==> flow/design.v <==
`timescale 1ns/1ps
package nn_pkg;
 localparam int K_SIZE = 3;
 localparam int PROD_W = 17;
 localparam int ACC_CONV_W = PROD_W + $clog2(K_SIZE*K_SIZE);
 localparam int RES_W = ACC_CONV_W + 1;
 localparam int W_W = 8;
 localparam int ACC_FC_W = 40;
 localparam int SHIFT_NORM = 6;
endpackage
`timescale 1ns/1ps
module window_gen_3x3_flat #(
 parameter int IMG_W = 8,
 parameter int IMG_H = 8
)(
 input logic clk,
 input logic rst,
 input logic in_valid,
 input logic signed [8:0] in_pixel,
 output logic win_valid,
 output logic [80:0] win_flat,  
 output logic [$clog2(IMG_W)-1:0] out_x,
 output logic [$clog2(IMG_H)-1:0] out_y
);
 logic signed [8:0] line1 [0:IMG_W-1];
 logic signed [8:0] line2 [0:IMG_W-1];
 logic signed [8:0] s0[0:2], s1[0:2], s2[0:2];
 int unsigned x, y;
 integer k;
 task automatic put9(input int idx, input logic signed [8:0] val);
 begin
 win_flat[idx*9 +: 9] <= val;
 end
 endtask
 always_ff @(posedge clk) begin
 if (rst) begin
 x <= 0; y <= 0;
 win_valid <= 0;
 out_x <= '0; out_y <= '0;
 win_flat <= '0;
 for (k = 0; k < IMG_W; k = k + 1) begin
 line1[k] <= '0;
 line2[k] <= '0;
 end
 for (k = 0; k < 3; k = k + 1) begin
 s0[k] <= '0; s1[k] <= '0; s2[k] <= '0;
 end
 end else begin
 win_valid <= 0;
 if (in_valid) begin
 s0[0] <= s0[1]; s0[1] <= s0[2]; s0[2] <= line2[x];
 s1[0] <= s1[1]; s1[1] <= s1[2]; s1[2] <= line1[x];
 s2[0] <= s2[1]; s2[1] <= s2[2]; s2[2] <= in_pixel;
 line2[x] <= line1[x];
 line1[x] <= in_pixel;
 if (y >= 2 && x >= 2) begin
 put9(0, s0[1]); put9(1, s0[2]); put9(2, line2[x]);
 put9(3, s1[1]); put9(4, s1[2]); put9(5, line1[x]);
 put9(6, s2[1]); put9(7, s2[2]); put9(8, in_pixel);
 win_valid <= 1;
 out_x <= x - 2;
 out_y <= y - 2;
 end
 if (x == IMG_W-1) begin
 x <= 0;
 if (y != IMG_H-1) y <= y + 1;
 else y <= 0;
 end else begin
 x <= x + 1;
 end
 end
 end
 end
endmodule
`timescale 1ns/1ps
import nn_pkg::*;
module nn_block_flat #(
 parameter int SHIFT_NORM = nn_pkg::SHIFT_NORM
)(
 input logic clk,
 input logic rst,
 input logic [80:0] win_flat,
 input logic signed [7:0] k00, k01, k02,
 input logic signed [7:0] k10, k11, k12,
 input logic signed [7:0] k20, k21, k22,
 input logic signed [7:0] bias,
 input logic signed [7:0] scale,
 input logic signed [7:0] offset,
 input logic signed [W_W-1:0] w0,
 input logic signed [W_W-1:0] w1,
 input logic signed [W_W-1:0] w2,
 output logic signed [RES_W-1:0] conv_result,
 output logic signed [RES_W-1:0] norm_result,
 output logic signed [ACC_FC_W-1:0] acc0,
 output logic signed [ACC_FC_W-1:0] acc1,
 output logic signed [ACC_FC_W-1:0] acc2
);
 function automatic logic signed [8:0] pix(input int idx);
 begin
 pix = $signed(win_flat[idx*9 +: 9]);
 end
 endfunction
 integer signed sum_temp;
 integer signed sum_next;
 always_comb begin
 sum_temp =
 pix(0)*k00 + pix(1)*k01 + pix(2)*k02 +
 pix(3)*k10 + pix(4)*k11 + pix(5)*k12 +
 pix(6)*k20 + pix(7)*k21 + pix(8)*k22;
 sum_next = (sum_temp <<< 1) + $signed(bias);
 end
 logic signed [RES_W-1:0] conv_reg;
 always_ff @(posedge clk) begin
 if (rst) conv_reg <= '0;
 else conv_reg <= sum_next[RES_W-1:0];
 end
 always_ff @(posedge clk) begin
 if (rst) conv_result <= '0;
 else conv_result <= conv_reg;
 end
 localparam int PROD_W = RES_W + 8;
 logic signed [PROD_W-1:0] prod;
 integer signed prod_shifted;
 integer signed sum_off;
 integer signed norm_next;
 always_comb begin
 prod = $signed(conv_reg) * $signed(scale);
 if (SHIFT_NORM > 0) prod_shifted = $signed(prod) >>> SHIFT_NORM;
 else if (SHIFT_NORM < 0) prod_shifted = $signed(prod) <<< (-SHIFT_NORM);
 else prod_shifted = $signed(prod);
 sum_off = prod_shifted + $signed(offset);
 norm_next = (sum_off < 0) ? 0 : sum_off;
 end
 always_ff @(posedge clk) begin
 if (rst) norm_result <= '0;
 else norm_result <= norm_next[RES_W-1:0];
 end
 always_comb begin
 acc0 = $signed(norm_result) * $signed(w0);
 acc1 = $signed(norm_result) * $signed(w1);
 acc2 = $signed(norm_result) * $signed(w2);
 end
endmodule
`timescale 1ns/1ps
import nn_pkg::*;
module nn_image_top #(
 parameter int IMG_W = 8,
 parameter int IMG_H = 8
)(
 input logic clk,
 input logic rst,
 input logic in_valid,
 input logic signed [8:0] in_pixel,
 input logic signed [7:0] k00, k01, k02,
 input logic signed [7:0] k10, k11, k12,
 input logic signed [7:0] k20, k21, k22,
 input logic signed [7:0] bias,
 input logic signed [7:0] scale,
 input logic signed [7:0] offset,
 input logic signed [W_W-1:0] w0,
 input logic signed [W_W-1:0] w1,
 input logic signed [W_W-1:0] w2,
 output logic out_valid,
 output logic signed [RES_W-1:0] conv_result,
 output logic signed [RES_W-1:0] norm_result,
 output logic signed [ACC_FC_W-1:0] acc0,
 output logic signed [ACC_FC_W-1:0] acc1,
 output logic signed [ACC_FC_W-1:0] acc2,
 output logic [$clog2(IMG_W)-1:0] out_x,
 output logic [$clog2(IMG_H)-1:0] out_y
);
 logic win_valid;
 logic [80:0] win_flat;  
 logic [$clog2(IMG_W)-1:0] win_x;
 logic [$clog2(IMG_H)-1:0] win_y;
 window_gen_3x3_flat #(
 .IMG_W(IMG_W),
 .IMG_H(IMG_H)
 ) u_win (
 .clk (clk),
 .rst (rst),
 .in_valid (in_valid),
 .in_pixel (in_pixel),
 .win_valid(win_valid),
 .win_flat (win_flat),
 .out_x (win_x),
 .out_y (win_y)
 );
 nn_block_flat #(
 .SHIFT_NORM(SHIFT_NORM)
 ) u_core (
 .clk (clk),
 .rst (rst),
 .win_flat (win_flat),
 .k00(k00), .k01(k01), .k02(k02),
 .k10(k10), .k11(k11), .k12(k12),
 .k20(k20), .k21(k21), .k22(k22),
 .bias (bias),
 .scale (scale),
 .offset (offset),
 .w0(w0),
 .w1(w1),
 .w2(w2),
 .conv_result(conv_result),
 .norm_result(norm_result),
 .acc0(acc0),
 .acc1(acc1),
 .acc2(acc2)
 );
 logic [1:0] vpipe;
 logic [$clog2(IMG_W)-1:0] x_pipe0, x_pipe1;
 logic [$clog2(IMG_H)-1:0] y_pipe0, y_pipe1;
 always_ff @(posedge clk) begin
 if (rst) begin
 vpipe <= 2'b00;
 x_pipe0 <= '0; x_pipe1 <= '0;
 y_pipe0 <= '0; y_pipe1 <= '0;
 end else begin
 vpipe <= {vpipe[0], win_valid};
 if (win_valid) begin
 x_pipe0 <= win_x;
 y_pipe0 <= win_y;
 end
 x_pipe1 <= x_pipe0;
 y_pipe1 <= y_pipe0;
 end
 end
 assign out_valid = vpipe[1];
 assign out_x = x_pipe1;
 assign out_y = y_pipe1;
endmodule
* Tool chain data of nn_image_top
Tool output for the design above, in the order of the flow.
Line numbers count from 1 in the design file above.
Operators carry their Yosys type and port widths (W data, S select, Z words).
The mark -- stands for no value.
- Top module :: nn_image_top
- Clock :: clk
- Standard-cell library :: sky130hd
- Library corner :: tt_025C_1v80

* Word level
Counts by Yosys on the flattened word-level netlist (proc, flatten, opt, wreduce). Print and check cells are left out.
Yosys's memory passes give these memory sizes; they may raise the number of words (mostly to a power of two), join words into wider ones and drop unused or constant bits.
- Bitwise gates (word level) :: 1
- Magnitude comparators :: 3
- Add/sub/neg operators :: 14
- Mux-type cells :: 16
- $mul :: 13
- Reductions and logical operators :: 5
- Equal/unequal tests :: 2
** Operators with widths (number)
- $mul A9 B8 Y17 :: 9
- $mul A22 B8 Y30 :: 4
- $add A21 B21 Y21 :: 8
- $add A32 B1 Y32 const B :: 2
- $ge A32 B2 Y1 const B :: 2
- $mux W32 :: 2
- $mux W9 :: 4
- $lt A32 B1 Y1 const B :: 1
- $eq A32 B3 Y1 const B :: 1
- $ne A32 B3 Y1 const B :: 1
- $add A24 B8 Y25 :: 1
- $add A22 B8 Y22 :: 1
- $mux W3 :: 6
- $sub A3 B2 Y3 const B :: 2
- $reduce_and A2 Y1 :: 2
- $reduce_or A2 Y1 :: 2
- $mux W1 :: 4
- $logic_and A1 B1 Y1 :: 1
- $not A1 Y1 :: 1
- Flip-flop bits (word level) :: 286
- Memories kept :: 2
- Input port bits :: 132
- Elaborated cells :: 84
- Bits in writable memories :: 144
- Output and inout bits :: 171
** Memories
- u_win.line1 :: words 8, bits a word 9, line 25 : logic signed [8:0] line1 [0:IMG_W-1];
- u_win.line2 :: words 8, bits a word 9, line 26 : logic signed [8:0] line2 [0:IMG_W-1];

* Logic depth
Yosys ltp: most cells in a row. Word level: on the elaborated netlist, between registers, memories and ports. Mapped: between sequential cells and ports; inverters and the memories' decode and read muxes count.
- Depth after elaboration :: 10
- ABC_AREA :: 0
- Gate-level depth with buffers :: 40
- Depth with buffers taken out :: 40

* Mapped cells and area
The flow's flattened synthesis, as Yosys stat reports it; memories are mapped. The netlist is that of the ABC_AREA named above (0 if unset); the other value can give another one.
Totals and module areas in this step are rounded.
- Flip-flop cells :: 433
- Mapped area :: 0.0698 mm²
- Buffer cells :: 278
- Mapped cells :: 7516
- Area of sequential cells :: 0.0101 mm²
** Cell types
- sky130_fd_sc_hd__fa_1 :: number 1227, total area 2.46E+04 µm²
- sky130_fd_sc_hd__ha_1 :: number 579, total area 7.24E+03 µm²
- sky130_fd_sc_hd__inv_1 :: number 1565, total area 5.87E+03 µm²
- sky130_fd_sc_hd__dfxtp_1 :: number 289, total area 5.79E+03 µm²
- sky130_fd_sc_hd__and2_1 :: number 803, total area 5.02E+03 µm²
- sky130_fd_sc_hd__edfxtp_1 :: number 144, total area 4.32E+03 µm²
- sky130_fd_sc_hd__nand2_1 :: number 601, total area 2.26E+03 µm²
- sky130_fd_sc_hd__xnor2_1 :: number 246, total area 2.15E+03 µm²
- sky130_fd_sc_hd__nor2_1 :: number 437, total area 1.64E+03 µm²
- sky130_fd_sc_hd__xor2_1 :: number 127, total area 1.11E+03 µm²
- sky130_fd_sc_hd__a21oi_1 :: number 218, total area 1.09E+03 µm²
- sky130_fd_sc_hd__nand2b_1 :: number 143, total area 894.608 µm²
- sky130_fd_sc_hd__clkbuf_1 :: number 219, total area 822.038 µm²
- sky130_fd_sc_hd__mux4_2 :: number 36, total area 810.778 µm²
- sky130_fd_sc_hd__and3_1 :: number 100, total area 625.6 µm²
- sky130_fd_sc_hd__mux2i_1 :: number 61, total area 610.586 µm²
- sky130_fd_sc_hd__a21o_1 :: number 67, total area 502.982 µm²
- sky130_fd_sc_hd__nor2b_1 :: number 70, total area 437.92 µm²
Not listed: further types 48, cells in them 584.
By module: a second synthesis without flattening, with its own total; a netlist apart from the flattened one above.
- Cell total of the unflattened synthesis :: 7351
- Area (unflattened synthesis) :: 0.0707 mm²
Rows give one instance, submodules left out.
** By module
- nn_block_flat #(SHIFT_NORM=6) :: area 0.0551 mm², cells 5946, times used 1, sequential area 0.00132 mm²
- window_gen_3x3_flat :: area 0.0151 mm², cells 1369, times used 1, sequential area 0.00851 mm²
- nn_image_top :: area 0.000434 mm², cells 36, times used 1, sequential area 0.00028 mm²

* Path before layout
Path of least setup slack by OpenSTA after synthesis, without wires, with an ideal clock, recovery checks aside; 20% of the period is set as input and as output delay. Where synthesis merged equal registers, the netlist keeps one of their names.
- Path kind :: in2reg
- From :: in k22[5]
- To :: reg u_core.conv_reg[21]
- Setup time :: 128 ps
- Path delay :: 8241 ps
- Slack :: 1359 ps
- Input delay :: 2400 ps
- Arrival :: 10513 ps
- Path buffers :: 1
- Stages on the path :: 36
- Data required time :: 11872 ps
- Period :: 12000 ps
- Launch time at the first pin :: 2400 ps
- Period reached after synthesis :: 10641 ps
"path delay" = arrival - input delay + setup time.
"stages on the path": output pins that drive a net of the path, with the launching flip-flop's if there is one; two outputs of one cell count as two.
"period reached after synthesis" = period - worst setup slack (recovery checks aside). The figure is calculated, with input and output delays left at 20% of the set period.
Between the ends stands the longest chain of elaborated cells between them, by number of cells; it is not shown to be the way that was timed. Of several equally long chains one is given.
A line is the first line of the expression or statement that the cell stems from. Yosys adds cells for indexed reads and writes and turns some case tables into memories.
- Path through :: sky130_fd_sc_hd__clkbuf_1 sky130_fd_sc_hd__nand2_1 sky130_fd_sc_hd__fa_1 sky130_fd_sc_hd__fa_1 sky130_fd_sc_hd__inv_1 sky130_fd_sc_hd__fa_1 sky130_fd_sc_hd__inv_1 sky130_fd_sc_hd__fa_1 sky130_fd_sc_hd__inv_1 sky130_fd_sc_hd__ha_1 sky130_fd_sc_hd__o21ai_0 sky130_fd_sc_hd__a21boi_0 sky130_fd_sc_hd__o21ai_0 sky130_fd_sc_hd__a21boi_0 sky130_fd_sc_hd__nor2_1 sky130_fd_sc_hd__fa_1 sky130_fd_sc_hd__fa_1 sky130_fd_sc_hd__fa_1 sky130_fd_sc_hd__inv_1 sky130_fd_sc_hd__fa_1 sky130_fd_sc_hd__inv_1 sky130_fd_sc_hd__ha_1 sky130_fd_sc_hd__a21o_1 sky130_fd_sc_hd__a21oi_1 sky130_fd_sc_hd__o21ai_0 sky130_fd_sc_hd__a21oi_1 sky130_fd_sc_hd__xnor2_1 sky130_fd_sc_hd__ha_1 sky130_fd_sc_hd__and4_1 sky130_fd_sc_hd__a211oi_1 sky130_fd_sc_hd__o31ai_1 sky130_fd_sc_hd__a31oi_1 sky130_fd_sc_hd__o21ai_1 sky130_fd_sc_hd__o31ai_1 sky130_fd_sc_hd__xnor2_1 sky130_fd_sc_hd__nor2_1
- Length of the longest elaborated chain :: 3
- Elaborated cells on any way between the ends :: 3
- RTL lines with such cells :: 3
- Classes of those cells :: add/sub: 2; mul: 1
** RTL lines, path after synthesis
- from (decl) :: line 156 : input logic signed [7:0] k20, k21, k22,
- $mul A9 B8 Y17 :: line 109 : pix(6)*k20 + pix(7)*k21 + pix(8)*k22;
- $add A21 B21 Y21 :: line 107 : pix(0)*k00 + pix(1)*k01 + pix(2)*k02 +
- $add A22 B8 Y22 :: line 110 : sum_next = (sum_temp <<< 1) + $signed(bias);
- to (assign) :: line 114 : if (rst) conv_reg <= '0;
- to (assign) :: line 115 : else conv_reg <= sum_next[RES_W-1:0];
- to (decl) :: line 112 : logic signed [RES_W-1:0] conv_reg;

* Worst path after layout
From the final timing report of stored run 1: the path of least setup slack in the routed layout; clock arrival at registers is part of the times.
The report prints the path's times to 10 ps; the period is as set.
- Path kind :: in2out
- From :: in w0[3]
- To :: out acc0[27]
- Period :: 12000 ps
- Stages on the path :: 19
- Slack :: 740 ps
- Arrival :: 8860 ps
- Data required time :: 9600 ps
- Input delay :: 2400 ps
- Path buffers :: 2
- External output delay :: 2400 ps
- Launch time at the first pin :: 2400 ps
Between the ends stands the longest chain of elaborated cells between them, by number of cells; it is not shown to be the way that was timed. Of several equally long chains one is given.
- Path through :: sky130_fd_sc_hd__clkdlybuf4s50_1 sky130_fd_sc_hd__and2_1 sky130_fd_sc_hd__fa_1 sky130_fd_sc_hd__inv_1 sky130_fd_sc_hd__fa_1 sky130_fd_sc_hd__fa_1 sky130_fd_sc_hd__inv_1 sky130_fd_sc_hd__fa_1 sky130_fd_sc_hd__ha_1 sky130_fd_sc_hd__o21a_1 sky130_fd_sc_hd__o21ai_0 sky130_fd_sc_hd__or3_1 sky130_fd_sc_hd__or4b_1 sky130_fd_sc_hd__nand3_1 sky130_fd_sc_hd__a311o_1 sky130_fd_sc_hd__a21o_1 sky130_fd_sc_hd__a21oi_1 sky130_fd_sc_hd__xnor2_1 sky130_fd_sc_hd__clkdlybuf4s50_1
- Length of the longest elaborated chain :: 1
- Elaborated cells on any way between the ends :: 1
- RTL lines with such cells :: 1
- Classes of those cells :: mul: 1
** RTL lines, path post-layout
- from (decl) :: line 160 : input logic signed [W_W-1:0] w0,
- $mul A22 B8 Y30 :: line 139 : acc0 = $signed(norm_result) * $signed(w0);
- to (decl) :: line 166 : output logic signed [ACC_FC_W-1:0] acc0,

Hand-over note for nn_image_top

Measured data: module nn_image_top, platform sky130hd, 3 stored runs of the flow under differing settings, order arbitrary. Input and output delays are each 20% of the period that was set; the output load is 0.01 pF.
"clock period achieved" = clock period - worst setup slack. The figure is calculated, with input and output delays left at 20% of the set period.
"worst path time": the worst setup path's part of the clock period (all of it between registers, 20% less for each end at a port) less its slack. A launch clock that arrives late makes it longer, a capture clock that arrives late makes it shorter.
"power consumption" is the tool's figure for a default switching activity; nothing was simulated.
"worst path time" is given in steps of 10 ps.
Measured values are rounded.

** Stored run 1
- Settings :: CORE_UTILIZATION=28; MAX_ROUTING_LAYER=met4; SETUP_SLACK_MARGIN=0.34; period_ns=12.0; CAP_MARGIN=20; CORE_MARGIN=2; SLEW_MARGIN=20
- Total negative setup slack :: 0 ps
- Mapped cell area after synthesis :: 0.0698 mm²
- Final utilization :: 31.6%
- Worst path time :: 6460 ps
- Class of the worst setup path :: in2out
- Standard-cell area after routing :: 0.0784 mm²
- Worst hold slack :: 429 ps
- Clock period achieved :: 11263 ps
- Die footprint :: 0.253 mm²
- Power consumption :: 0.0212 W
- Worst setup slack after layout :: 737 ps

** Stored run 2
- Settings :: CORE_UTILIZATION=40; SETUP_SLACK_MARGIN=2.81; period_ns=11.5; CAP_MARGIN=20; CORE_MARGIN=2; SLEW_MARGIN=20
- Standard-cell area after routing :: 0.0837 mm²
- Worst path time :: 7710 ps
- Class of the worst setup path :: in2reg
- Clock period achieved :: 10009 ps
- Power consumption :: 0.0274 W
- Mapped cell area after synthesis :: 0.0698 mm²
- Worst hold slack :: 453 ps
- Worst setup slack after layout :: 1490 ps
- Final utilization :: 48.2%
- Total negative setup slack :: 0 ps
- Die footprint :: 0.178 mm²

** Stored run 3
- Settings :: CORE_UTILIZATION=40; period_ns=18.7; CAP_MARGIN=20; CORE_MARGIN=2; SLEW_MARGIN=20
- Die footprint :: 0.178 mm²
- Mapped cell area after synthesis :: 0.0698 mm²
- Total negative setup slack :: 0 ps
- Worst hold slack :: 431 ps
- Clock period achieved :: 14797 ps
- Worst setup slack after layout :: 3900 ps
- Power consumption :: 0.0134 W
- Standard-cell area after routing :: 0.0765 mm²
- Worst path time :: 7320 ps
- Class of the worst setup path :: in2out
- Final utilization :: 44.1%

End of note.
